==> flow/design.v <==
module adder #(parameter N = 64)
					(input logic [N-1:0] a, b,
					output logic [N-1:0] y);
	assign y = a + b;
endmodule
module alu (input logic [63:0] a, input logic [63:0] b, input logic [3:0] ALUControl,
				output logic [63:0] result, output logic zero);
	always_comb begin
		casez(ALUControl)
			4'b0000: result = a & b;
			4'b0001: result = a | b;
			4'b0010: result = a + b;
			4'b0110: result = a - b;
			4'b0111: result = b;
			default : result = 64'b1;
		endcase
		zero = result === '0 ? '1 : '0;
	end
endmodule
module aludec (input  logic [10:0] funct,  
					input  logic [1:0]  aluop,  
					output logic [3:0] alucontrol);  				
	always_comb
		if (aluop == 2'b00) alucontrol = 4'b0010;			 
		else if (aluop == 2'b01) alucontrol = 4'b0111; 	 
		else if((aluop == 2'b10)  & (funct == 11'b10001011000)) alucontrol = 4'b0010;	 
		else if((aluop == 2'b10)  & (funct == 11'b11001011000)) alucontrol = 4'b0110;	 
		else if((aluop == 2'b10)  & (funct == 11'b10001010000)) alucontrol = 4'b0000;	 
		else if((aluop == 2'b10)  & (funct == 11'b10101010000)) alucontrol = 4'b0001;	 
		else if((aluop == 2'b10)  & (funct == 11'b10010001000 || funct == 11'b10010001001)) alucontrol = 4'b0010;  
		else if((aluop == 2'b10)  & (funct == 11'b11010001000 || funct == 11'b11010001001)) alucontrol = 4'b0110;  
		else alucontrol = 4'b0000;
endmodule
module maindec(
    input logic [10:0] Op,
    output logic Reg2Loc, 
    output logic ALUSrc, 
    output logic MemtoReg, 
    output logic RegWrite, 
    output logic MemRead, 
    output logic MemWrite, 
    output logic Branch,
    output logic [1:0] ALUOp
);
    always_comb begin
        casez (Op)
            11'b111_1100_0010: {Reg2Loc, ALUSrc, MemtoReg, RegWrite, MemRead, MemWrite, Branch, ALUOp} = 9'b011110000; 
            11'b111_1100_0000: {Reg2Loc, ALUSrc, MemtoReg, RegWrite, MemRead, MemWrite, Branch, ALUOp} = 9'b110001000;
            11'b101_1010_0???: {Reg2Loc, ALUSrc, MemtoReg, RegWrite, MemRead, MemWrite, Branch, ALUOp} = 9'b100000101;
            11'b100_0101_1000, 
            11'b110_0101_1000, 
            11'b100_0101_0000, 
            11'b101_0101_0000: {Reg2Loc, ALUSrc, MemtoReg, RegWrite, MemRead, MemWrite, Branch, ALUOp} = 9'b000100010;
				11'b100_1000_100?,
				11'b110_1000_100?: {Reg2Loc, ALUSrc, MemtoReg, RegWrite, MemRead, MemWrite, Branch, ALUOp} = 9'b010100010;
            default: {Reg2Loc, ALUSrc, MemtoReg, RegWrite, MemRead, MemWrite, Branch, ALUOp} = 9'b000000000;
        endcase
    end
endmodule
module controller(input logic [10:0] instr,
						output logic [3:0] AluControl,						
						output logic reg2loc, regWrite, AluSrc, Branch,
											memtoReg, memRead, memWrite);
	logic [1:0] AluOp_s;
	maindec 	decPpal 	(.Op(instr), 
							.Reg2Loc(reg2loc), 
							.ALUSrc(AluSrc), 
							.MemtoReg(memtoReg), 
							.RegWrite(regWrite), 
							.MemRead(memRead), 
							.MemWrite(memWrite), 
							.Branch(Branch), 
							.ALUOp(AluOp_s));	
	aludec 	decAlu 	(.funct(instr), 
							.aluop(AluOp_s), 
							.alucontrol(AluControl));
endmodule
module flopr #(parameter N = 64) (input logic clk,
					input logic reset,
					input logic [N-1:0] d,
					output logic [N-1:0] q);
			always_ff @(posedge clk, posedge reset)
				if (reset) q <= 4'b0;
				else q <= d;
endmodule
module mux2 #(parameter N = 64)
				(input logic [N-1:0] d0, d1,
				input logic s,
				output logic [N-1:0] y);
	assign y = s ? d1 : d0;
endmodule
module sl2 #(parameter N = 64)
				(input logic [N-1:0] a,					
				output logic [N-1:0] y);
	assign y[0] = 1'b0;
	assign y[1] = 1'b0;
	assign y[63:2] = a[61:0];
endmodule
module signext(input logic [31:0] a, output logic [63:0] y);
	always_comb
		casez(a[31:21])
			11'b11111000010,  
			11'b11111000000:  
				y = {{55{a[20]}}, a[20:12]};  
			11'b10110100???:  
				y = {{45{a[23]}}, a[23:5]};  
			11'b100_1000_100?, 11'b110_1000_100?:  
				y = {{52{a[21]}}, a[21:10]};  
			default: y = 0;
		endcase
endmodule
module regfile(input logic clk, input logic we3, input logic [4:0] ra1,
					input logic [4:0] ra2, input logic [4:0] wa3, input logic [63:0] wd3,
					output logic [63:0] rd1, output logic [63:0] rd2);
	logic [63:0] registers [0:30];
	always @(*) begin
	  rd1 <= (ra1 == 5'd31) ? 64'd0 : registers[ra1];
	  rd2 <= (ra2 == 5'd31) ? 64'd0 : registers[ra2];
	end
	always_ff @(posedge clk) begin
	  if (we3 == 1 && wa3 != 5'd31) begin
			registers[wa3] <= wd3;
	  end
	end
endmodule
module fetch #(parameter N = 64)(input logic PCSrc_F,clk,reset,
					input logic [N-1:0] PCBranch_F,
					output logic [N-1:0] imem_addr_F);
	logic [N-1:0] add_out;
	logic [N-1:0] mux2_out;
	mux2 #(N) mux(add_out, PCBranch_F, PCSrc_F, mux2_out);
	flopr #(N) pc(clk, reset, mux2_out, imem_addr_F);
	adder #(N) add(imem_addr_F, N'('d4), add_out);
endmodule
module decode #(parameter N = 64)
					(input logic regWrite_D, reg2loc_D, clk,
					input logic [N-1:0] writeData3_D,
					input logic [31:0] instr_D,
					output logic [N-1:0] signImm_D, readData1_D, readData2_D, 
					input logic [4:0] wa3_D);  
	logic [4:0] ra2;			
	mux2 	#(5) 	ra2mux	(.d0(instr_D[20:16]), .d1(instr_D[4:0]), .s(reg2loc_D), .y(ra2));
	regfile 		registers(.clk(clk), .we3(regWrite_D), .ra1(instr_D[9:5]), .ra2(ra2), .wa3(wa3_D), 
								 .wd3(writeData3_D), .rd1(readData1_D), .rd2(readData2_D));
	signext 		ext		(.a(instr_D), .y(signImm_D));	
endmodule
module execute #(parameter N = 64)  
(
					input logic AluSrc,
					input logic [3:0] AluControl,
					input logic [N-1:0] PC_E, signImm_E, readData1_E, readData2_E,
					output logic [N-1:0] PCBranch_E, aluResult_E, writeData_E,
					output logic zero_E
	);
	logic [N-1:0] MUX_out;
	logic [N-1:0] sl2_out;
	sl2 sl2(signImm_E,sl2_out);
	mux2 mux(readData2_E, signImm_E, AluSrc, MUX_out);
	adder adder(PC_E,sl2_out,PCBranch_E);
	alu alu(readData1_E,MUX_out,AluControl,aluResult_E, zero_E);
	assign writeData_E = readData2_E;
endmodule
module memory 	(input logic Branch_M, zero_M,					
					output logic PCSrc_M);
	assign PCSrc_M = Branch_M & zero_M;
endmodule
module writeback #(parameter N = 64)
					(input logic [N-1:0] aluResult_W, DM_readData_W,
					input logic memtoReg,
					output logic [N-1:0] writeData3_W);					
	mux2 #(64) MtoRmux (.d0(aluResult_W), .d1(DM_readData_W), .s(memtoReg), .y(writeData3_W));
endmodule
module datapath #(parameter N = 64)
					(input logic reset, clk,
					input logic reg2loc,									
					input logic AluSrc,
					input logic [3:0] AluControl,
					input logic	Branch,
					input logic memRead,
					input logic memWrite,
					input logic regWrite,	
					input logic memtoReg,									
					input logic [31:0] IM_readData,
					input logic [N-1:0] DM_readData,
					output logic [N-1:0] IM_addr, DM_addr, DM_writeData,
					output logic DM_writeEnable, DM_readEnable );					
	logic PCSrc;
	logic [N-1:0] PCBranch_E, aluResult_E, writeData_E, writeData3; 
	logic [N-1:0] signImm_D, readData1_D, readData2_D;
	logic zero_E;
	logic [95:0] qIF_ID;
	logic [270:0] qID_EX;
	logic [202:0] qEX_MEM;
	logic [134:0] qMEM_WB;
	fetch 	#(64) 	FETCH 	(.PCSrc_F(PCSrc),
										.clk(clk),
										.reset(reset),
										.PCBranch_F(qEX_MEM[197:134]),
										.imem_addr_F(IM_addr));								
	flopr 	#(96)		IF_ID 	(.clk(clk),
										.reset(reset), 
										.d({IM_addr, IM_readData}),
										.q(qIF_ID));
	decode 	#(64) 	DECODE 	(.regWrite_D(qMEM_WB[134]),
										.reg2loc_D(reg2loc), 
										.clk(clk),
										.writeData3_D(writeData3),
										.instr_D(qIF_ID[31:0]), 
										.signImm_D(signImm_D), 
										.readData1_D(readData1_D),
										.readData2_D(readData2_D),
										.wa3_D(qMEM_WB[4:0]));				
	flopr 	#(271)	ID_EX 	(.clk(clk),
										.reset(reset), 
										.d({AluSrc, AluControl, Branch, memRead, memWrite, regWrite, memtoReg,	
											qIF_ID[95:32], signImm_D, readData1_D, readData2_D, qIF_ID[4:0]}),
										.q(qID_EX));	
	execute 	#(64) 	EXECUTE 	(.AluSrc(qID_EX[270]),
										.AluControl(qID_EX[269:266]),
										.PC_E(qID_EX[260:197]), 
										.signImm_E(qID_EX[196:133]), 
										.readData1_E(qID_EX[132:69]), 
										.readData2_E(qID_EX[68:5]), 
										.PCBranch_E(PCBranch_E), 
										.aluResult_E(aluResult_E), 
										.writeData_E(writeData_E), 
										.zero_E(zero_E));											
	flopr 	#(203)	EX_MEM 	(.clk(clk),
										.reset(reset), 
										.d({qID_EX[265:261], PCBranch_E, zero_E, aluResult_E, writeData_E, qID_EX[4:0]}),
										.q(qEX_MEM));	
	memory				MEMORY	(.Branch_M(qEX_MEM[202]), 
										.zero_M(qEX_MEM[133]), 
										.PCSrc_M(PCSrc));
	assign DM_writeData = qEX_MEM[68:5];
	assign DM_addr = qEX_MEM[132:69];
	assign DM_writeEnable = qEX_MEM[200];
	assign DM_readEnable = qEX_MEM[201];
	flopr 	#(135)	MEM_WB 	(.clk(clk),
										.reset(reset), 
										.d({qEX_MEM[199:198], qEX_MEM[132:69],	DM_readData, qEX_MEM[4:0]}),
										.q(qMEM_WB));
	writeback #(64) 	WRITEBACK (.aluResult_W(qMEM_WB[132:69]), 
										.DM_readData_W(qMEM_WB[68:5]), 
										.memtoReg(qMEM_WB[133]), 
										.writeData3_W(writeData3));		
endmodule
module processor_arm #(parameter N = 64)
							(input logic CLOCK_50, reset,
							output logic [N-1:0] IM_addr,
							input  logic [31:0] IM_readData,
							output logic [N-1:0] DM_writeData, DM_addr,
							output logic DM_writeEnable, DM_readEnable,
							input  logic [N-1:0] DM_readData);
	logic [31:0] q;
	logic [3:0] AluControl;
	logic reg2loc, regWrite, AluSrc, Branch, memtoReg, memRead, memWrite;
	logic [10:0] instr;
	assign q = IM_readData;
	controller 		c 			(.instr(instr), 
									.AluControl(AluControl), 
									.reg2loc(reg2loc), 
									.regWrite(regWrite), 
									.AluSrc(AluSrc), 
									.Branch(Branch),
									.memtoReg(memtoReg), 
									.memRead(memRead), 
									.memWrite(memWrite));
	datapath #(64) dp 		(.reset(reset), 
									.clk(CLOCK_50), 
									.reg2loc(reg2loc), 
									.AluSrc(AluSrc), 
									.AluControl(AluControl), 
									.Branch(Branch), 
									.memRead(memRead),
									.memWrite(memWrite), 
									.regWrite(regWrite), 
									.memtoReg(memtoReg), 
									.IM_readData(q), 
									.DM_readData(DM_readData), 
									.IM_addr(IM_addr), 
									.DM_addr(DM_addr), 
									.DM_writeData(DM_writeData), 
									.DM_writeEnable(DM_writeEnable), 
									.DM_readEnable(DM_readEnable));				
	flopr #(11)		IF_ID_TOP(.clk(CLOCK_50),
									.reset(reset), 
									.d(q[31:21]), 
									.q(instr));
endmodule
# Tool chain data of processor_arm
# Tool output for the design above, in the order of the flow.
# Lines are those of the file above, counted from 1.
# Operators: Yosys type, input widths -> output width; for muxes data width and select width s.
# Cell names lack the library's common part.
inputs:
  top: "processor_arm"
  clk_port: "CLOCK_50"
  library: "sky130hd"
  lib_corner: "tt_025C_1v80"

# Word level
# Source: Yosys, flattened and elaborated, memories not mapped. Widths are those after wreduce; folded enables and synchronous resets count as part of the registers. Registers that Yosys merges into a memory's read port (data or address) are not register bits. Print and check cells do not count. Equal cells are merged and count once.
# Yosys's memory passes give these memory sizes; they may raise the number of words (mostly to a power of two), join words into wider ones and drop unused or constant bits.
word_totals:
  regBits: 780
  ramBits: 1984
  memories: 1
  inputBits: 98
  output_inout_bits: 194
  word_cells: 78
memory_table:
  columns: ["memory", "size", "width", "rd", "write_ports", "line_no", "text"]
  rows:
  - ["dp.DECODE.registers.registers", 31, 64, 2, 1, 115, "logic [63:0] registers [0:30];"]
classes:
  n_addsub: 4
  n_eq: 28
  n_mux: 21
  n_logic: 9
  reduce_and_logical: 9
ops:
  columns: ["operator", "count"]
  rows:
  - ["$mux 64", 6]
  - ["$pmux 64 s5", 1]
  - ["$pmux 64 s3", 1]
  - ["$eq 11x11->1 const B", 12]
  - ["$add 64x64->64", 2]
  - ["$eqx 64x1->1 const B", 1]
  - ["$add 64x3->64 const B", 1]
  - ["$sub 64x64->64", 1]
  - ["$and 64x64->64", 1]
  - ["$or 64x64->64", 1]
  - ["$pmux 9 s5", 1]
  - ["$eq 10x10->1 const B", 4]
  - ["$mux 3", 8]
  - ["$eq 8x8->1 const B", 2]
  - ["$eq 5x5->1 const B", 2]
  - ["$mux 5", 2]
  - ["$eq 4x3->1 const B", 2]
  - ["$and 1x1->1", 7]
  - ["$reduce_or 2->1", 3]
  - ["$ne 5x5->1 const B", 1]
  - ["$eq 4x1->1 const B", 1]
  - ["$eq 4x2->1 const B", 1]
  - ["$logic_not 4->1", 1]
  - ["$reduce_or 4->1", 1]
  - ["$logic_or 1x1->1", 2]
  - ["$eq 2x1->1 const B", 1]
  - ["$eq 2x2->1 const B", 1]
  - ["$logic_not 2->1", 1]
# Other operator kinds: 2; their cells: 3.

# Depth
# Depth = most cells in a row (Yosys ltp): at word level without a register or memory, in the mapped netlist without a sequential cell, where the memories' decode and read muxes count.
depth:
  ltp_word: 13
  ABC_AREA: 0
  mapped_depth: 30
  ltp_nobuf: 27

# Mapped cells and area
# Source: synth_stat.txt of the flow (Yosys; design flattened, memories mapped). It holds for the ABC_AREA given above (unset counts as 0); a run with the other value may have another netlist.
# The area totals of this step are shown rounded.
mapped:
  cells: 10120
  yosys_area_mm2: 0.128
  sequential_area_mm2: 0.0776
  flip_flops: 2705
  n_buf: 855
types:
  columns: ["type", "count", "type_area_um2"]
  rows:
  - ["edfxtp_1", 1984, 5.96E+04]
  - ["dfrtp_1", 721, 1.8E+04]
  - ["mux4_2", 576, 1.3E+04]
  - ["nand2_1", 2265, 8.5E+03]
  - ["a311oi_1", 386, 3.38E+03]
  - ["nand3_1", 577, 2887.77]
  - ["clkbuf_1", 613, 2.3E+03]
  - ["ha_1", 128, 1.6E+03]
  - ["a21oi_1", 315, 1.58E+03]
  - ["mux2i_1", 157, 1.57E+03]
  - ["nor2_1", 391, 1.47E+03]
  - ["and3_1", 218, 1.36E+03]
  - ["o21ai_0", 258, 1.29E+03]
  - ["xnor2_1", 124, 1.09E+03]
  - ["a31oi_1", 155, 969.68]
  - ["buf_4", 128, 960.922]
  - ["mux2_2", 81, 912.125]
  - ["xor2_1", 94, 823.29]
# Not listed: further types 71, cells in them 949.
# The figures by module come from a second, unflattened synthesis with its own total; it is not the netlist above.
hier_totals:
  hier_cells: 8426
  hier_area_mm2: 0.132
# Rows give one instance, submodules left out.
by_module:
  columns: ["module", "n_inst", "cells", "area_mm2", "seq_area_mm2"]
  rows:
  - ["regfile", 1, 4879, 0.0919, 0.0596]
  - ["alu", 1, 1120, 0.0075, 0]
  - ["flopr #(N=271)", 1, 272, 0.00679, 0.00678]
  - ["flopr #(N=203)", 1, 204, 0.00508, 0.00508]
  - ["adder #(N=64)", 1, 579, 0.0039, 0]
  - ["adder", 1, 579, 0.0039, 0]
  - ["flopr #(N=135)", 1, 136, 0.00338, 0.00338]
  - ["flopr #(N=96)", 1, 97, 0.00241, 0.0024]
  - ["mux2 #(N=64)", 2, 71, 0.00108, 0]
  - ["flopr #(N=64)", 1, 65, 0.00161, 0.0016]
  - ["mux2", 1, 71, 0.00108, 0]
  - ["signext", 1, 97, 0.000751, 0]
  - ["sl2", 1, 65, 0.000484, 0]
  - ["execute #(N=64)", 1, 64, 0.00048, 0]
# Further modules, not shown: 11.

# Timing after synthesis
# OpenSTA on the mapped netlist: ideal clock, no wires. The path of least setup slack (recovery checks aside). Input and output delay are each 20% of the period. Register names are those of the netlist, which keeps one name where synthesis merged equal registers.
synth_timing:
  kind: "reg2reg"
  start: "register dp.ID_EX.q[270]"
  end: "register dp.EX_MEM.q[133]"
  period_ns: 10.0
  setup_ns: 0.096
  t_first_pin_ns: 0.000
  arrival_ns: 7.476
  required_time_ns: 9.904
  slack_ns: 2.428
  path_delay_ns: 7.572
  stages: 31
  path_buffers: 3
  period_less_setup_slack_ns: 7.572
# "path_delay_ns" is the arrival time less input delay plus setup time.
# "stages": output pins that drive a net of the path, with the launching flip-flop's if there is one; two outputs of one cell count as two.
# "period_less_setup_slack_ns" = period - worst setup slack (recovery checks aside). The figure is calculated, with input and output delays left at 20% of the set period.
# Between the ends stands the longest chain of elaborated cells between them, by number of cells; it is not shown to be the way that was timed. Of several equally long chains one is given.
# Each line given opens the expression or statement behind the cell; cells for indexed reads and writes are added by Yosys, which also makes memories of some case tables.
synth_between:
  cell_sequence: "dfrtp_1 -> buf_6 -> buf_2 -> mux2_2 -> inv_1 -> ha_1 -> o21ai_0 -> o21bai_1 -> nor4_2 -> and3_1 -> nand3_1 -> nand3b_1 -> or4_1 -> nor3_1 -> o2111ai_1 -> nand2_1 -> xor2_1 -> ha_1 -> clkbuf_1 -> a21o_1 -> a21o_1 -> a221oi_1 -> o21ai_0 -> a2111oi_0 -> o31ai_1 -> xnor2_1 -> a221o_1 -> or4b_1 -> or4_1 -> or4_1 -> nor4_2"
  elab_chain_cells: 5
  cells_between: 8
  lines_between: 7
  cone_classes: "2 x add/sub; 1 x eq/ne; 3 x mux; 2 x logic"
synth_rtl:
  columns: ["item", "line_no", "text"]
  rows:
  - ["from (decl)", 81, "output logic [N-1:0] q);"]
  - ["from (assign)", 83, "if (reset) q <= 4'b0;"]
  - ["from (assign)", 84, "else q <= d;"]
  - ["$mux 64", 90, "assign y = s ? d1 : d0;"]
  - ["$sub 64x64->64", 13, "4'b0110: result = a - b;"]
  - ["$pmux 64 s5", 9, "casez(ALUControl)"]
  - ["$eqx 64x1->1", 17, "zero = result === '0 ? '1 : '0;"]
  - ["$mux 1", 17, null]
  - ["to (assign)", 83, null]
  - ["to (assign)", 84, null]
  - ["to (decl)", 81, null]
# Some nets on the timed path still bear RTL names; the line given drives or declares the net.
synth_named_nets:
  columns: ["net", "line_no"]
  rows:
  - ["dp.EXECUTE.alu.result[63]", 9]

# Worst path after layout
# From the final timing report of flow run A: the path of least setup slack in the routed layout; clock arrival at registers is part of the times.
layout_timing:
  kind: "reg2reg"
  start: "register dp.ID_EX.q[270]"
  end: "register dp.EX_MEM.q[133]"
  period_ns: 9.6
  setup_ns: 0.06
  t_first_pin_ns: 0.84
  arrival_ns: 10.01
  required_time_ns: 10.37
  slack_ns: 0.37
  stages: 29
  path_buffers: 1
# Between the ends stands the longest chain of elaborated cells between them, by number of cells; it is not shown to be the way that was timed. Of several equally long chains one is given.
layout_between:
  cell_sequence: "dfrtp_4 -> mux2_2 -> inv_1 -> ha_1 -> o21ai_0 -> o21bai_1 -> nor4_2 -> buf_4 -> and3_1 -> nand3_1 -> nand3b_1 -> or4_1 -> nor3_1 -> o2111ai_1 -> nand2_1 -> xor2_1 -> ha_1 -> a21o_1 -> a21o_1 -> a221oi_1 -> o21ai_0 -> a2111oi_1 -> o31ai_1 -> xnor2_1 -> a221o_1 -> or4b_1 -> or4_1 -> or4_1 -> nor4_2"
  elab_chain_cells: 5
  cells_between: 8
  lines_between: 7
  cone_classes: "2 x add/sub; 1 x eq/ne; 3 x mux; 2 x logic"
layout_rtl:
  columns: ["item", "line_no", "text"]
  rows:
  - ["from (decl)", 81, "output logic [N-1:0] q);"]
  - ["from (assign)", 83, "if (reset) q <= 4'b0;"]
  - ["from (assign)", 84, "else q <= d;"]
  - ["$mux 64", 90, "assign y = s ? d1 : d0;"]
  - ["$sub 64x64->64", 13, "4'b0110: result = a - b;"]
  - ["$pmux 64 s5", 9, "casez(ALUControl)"]
  - ["$eqx 64x1->1", 17, "zero = result === '0 ? '1 : '0;"]
  - ["$mux 1", 17, null]
  - ["to (assign)", 83, null]
  - ["to (assign)", 84, null]
  - ["to (decl)", 81, null]
# Some nets on the timed path still bear RTL names; the line given drives or declares the net.
layout_named_nets:
  columns: ["net", "line_no"]
  rows:
  - ["dp.EXECUTE.alu.result[63]", 9]

# Settings and measured results of 6 stored flow runs for module processor_arm (sky130hd), not sorted in any way. The constraints put input and output delay at 20% of the set period each and load the outputs with 0.01 pF.
# By "period_less_ws_ns" is meant the clock period of the run minus its worst setup slack. This is arithmetic on one report: input and output delays are still those of the set period (20% each).
# "worst_path_allowed_less_slack_ns": the worst setup path's part of the clock period (all of it between registers, 20% less for each end at a port) less its slack. A launch clock that arrives late makes it longer, a capture clock that arrives late makes it shorter.
# "total_power_mw": no workload was simulated; the value follows from the tool's default switching activity.
# The measured numbers are rounded.
runs:
  - name: "flow run A"
    settings:
      CORE_UTILIZATION: 45
      CTS_CLUSTER_DIAMETER: 219
      CTS_CLUSTER_SIZE: 75
      GPL_ROUTABILITY_DRIVEN: 0
      PLACE_DENSITY_LB_ADDON: 0.05
      SETUP_SLACK_MARGIN: -0.13
      TNS_END_PERCENT: 55
      period_ns: 9.6
      CAP_MARGIN: 20
      CORE_MARGIN: 2
      SLEW_MARGIN: 20
    results:
      ys_area_mm2: 0.128
      final_die_area_mm2: 0.288
      finalUtil_pct: 48.0
      final_setup_ws_ns: 0.368
      total_power_mw: 23.9
      period_less_ws_ns: 9.232
      worst_path_allowed_less_slack_ns: 9.23
      path_kind: "reg2reg"
  - name: "flow run B"
    settings:
      ABC_AREA: 1
      CORE_UTILIZATION: 34
      CTS_CLUSTER_DIAMETER: 219
      CTS_CLUSTER_SIZE: 75
      GPL_ROUTABILITY_DRIVEN: 1
      GPL_TIMING_DRIVEN: 0
      MAX_ROUTING_LAYER: "met4"
      MIN_ROUTING_LAYER: "met2"
      PLACE_DENSITY_LB_ADDON: 0.03
      SETUP_SLACK_MARGIN: -0.13
      TNS_END_PERCENT: 40
      period_ns: 5.65
      CAP_MARGIN: 20
      CORE_MARGIN: 2
      SLEW_MARGIN: 20
    outcome: "incomplete, routing halted on GRT-0116"
  - name: "flow run C"
    settings:
      ABC_AREA: 1
      CELL_PAD_IN_SITES_GLOBAL_PLACEMENT: 1
      CORE_ASPECT_RATIO: 0.52
      CORE_UTILIZATION: 40
      period_ns: 10.0
      CAP_MARGIN: 20
      CORE_MARGIN: 2
      SLEW_MARGIN: 20
    results:
      ys_area_mm2: 0.132
      final_die_area_mm2: 0.335
      finalUtil_pct: 44.8
      final_setup_ws_ns: 2.29
      total_power_mw: 29.7
      period_less_ws_ns: 7.712
      worst_path_allowed_less_slack_ns: 7.71
      path_kind: "reg2reg"
  - name: "flow run D"
    settings:
      CAP_MARGIN: 0
      CELL_PAD_IN_SITES_DETAIL_PLACEMENT: 0
      CORE_ASPECT_RATIO: 0.9
      CORE_UTILIZATION: 36
      PLACE_DENSITY_LB_ADDON: 0.29
      period_ns: 11.1
      CORE_MARGIN: 2
      SLEW_MARGIN: 20
    results:
      ys_area_mm2: 0.128
      final_die_area_mm2: 0.36
      finalUtil_pct: 41.0
      final_setup_ws_ns: 1.48
      total_power_mw: 26.9
      period_less_ws_ns: 9.621
      worst_path_allowed_less_slack_ns: 9.62
      path_kind: "reg2reg"
  - name: "flow run E"
    settings:
      CORE_UTILIZATION: 34
      CTS_CLUSTER_DIAMETER: 219
      CTS_CLUSTER_SIZE: 75
      GPL_ROUTABILITY_DRIVEN: 0
      MAX_ROUTING_LAYER: "met4"
      PLACE_DENSITY_LB_ADDON: 0.05
      SETUP_SLACK_MARGIN: -0.13
      TNS_END_PERCENT: 55
      period_ns: 9.6
      CAP_MARGIN: 20
      CORE_MARGIN: 2
      SLEW_MARGIN: 20
    results:
      ys_area_mm2: 0.128
      final_die_area_mm2: 0.381
      finalUtil_pct: 36.6
      final_setup_ws_ns: 0.578
      total_power_mw: 24.1
      period_less_ws_ns: 9.022
      worst_path_allowed_less_slack_ns: 9.02
      path_kind: "reg2reg"
  - name: "flow run F"
    settings:
      ABC_AREA: 0
      CORE_UTILIZATION: 49
      CTS_CLUSTER_DIAMETER: 219
      CTS_CLUSTER_SIZE: 75
      GPL_ROUTABILITY_DRIVEN: 1
      GPL_TIMING_DRIVEN: 0
      MAX_ROUTING_LAYER: "met4"
      MIN_ROUTING_LAYER: "met1"
      PLACE_DENSITY_LB_ADDON: 0.03
      SETUP_SLACK_MARGIN: 1.36
      SLEW_MARGIN: 0
      TNS_END_PERCENT: 40
      period_ns: 5.65
      CAP_MARGIN: 20
      CORE_MARGIN: 2
    results:
      ys_area_mm2: 0.128
      final_die_area_mm2: 0.265
      finalUtil_pct: 55.9
      final_setup_ws_ns: -3.02
      total_power_mw: 43.2
      period_less_ws_ns: 8.666
      worst_path_allowed_less_slack_ns: 8.67
      path_kind: "reg2reg"
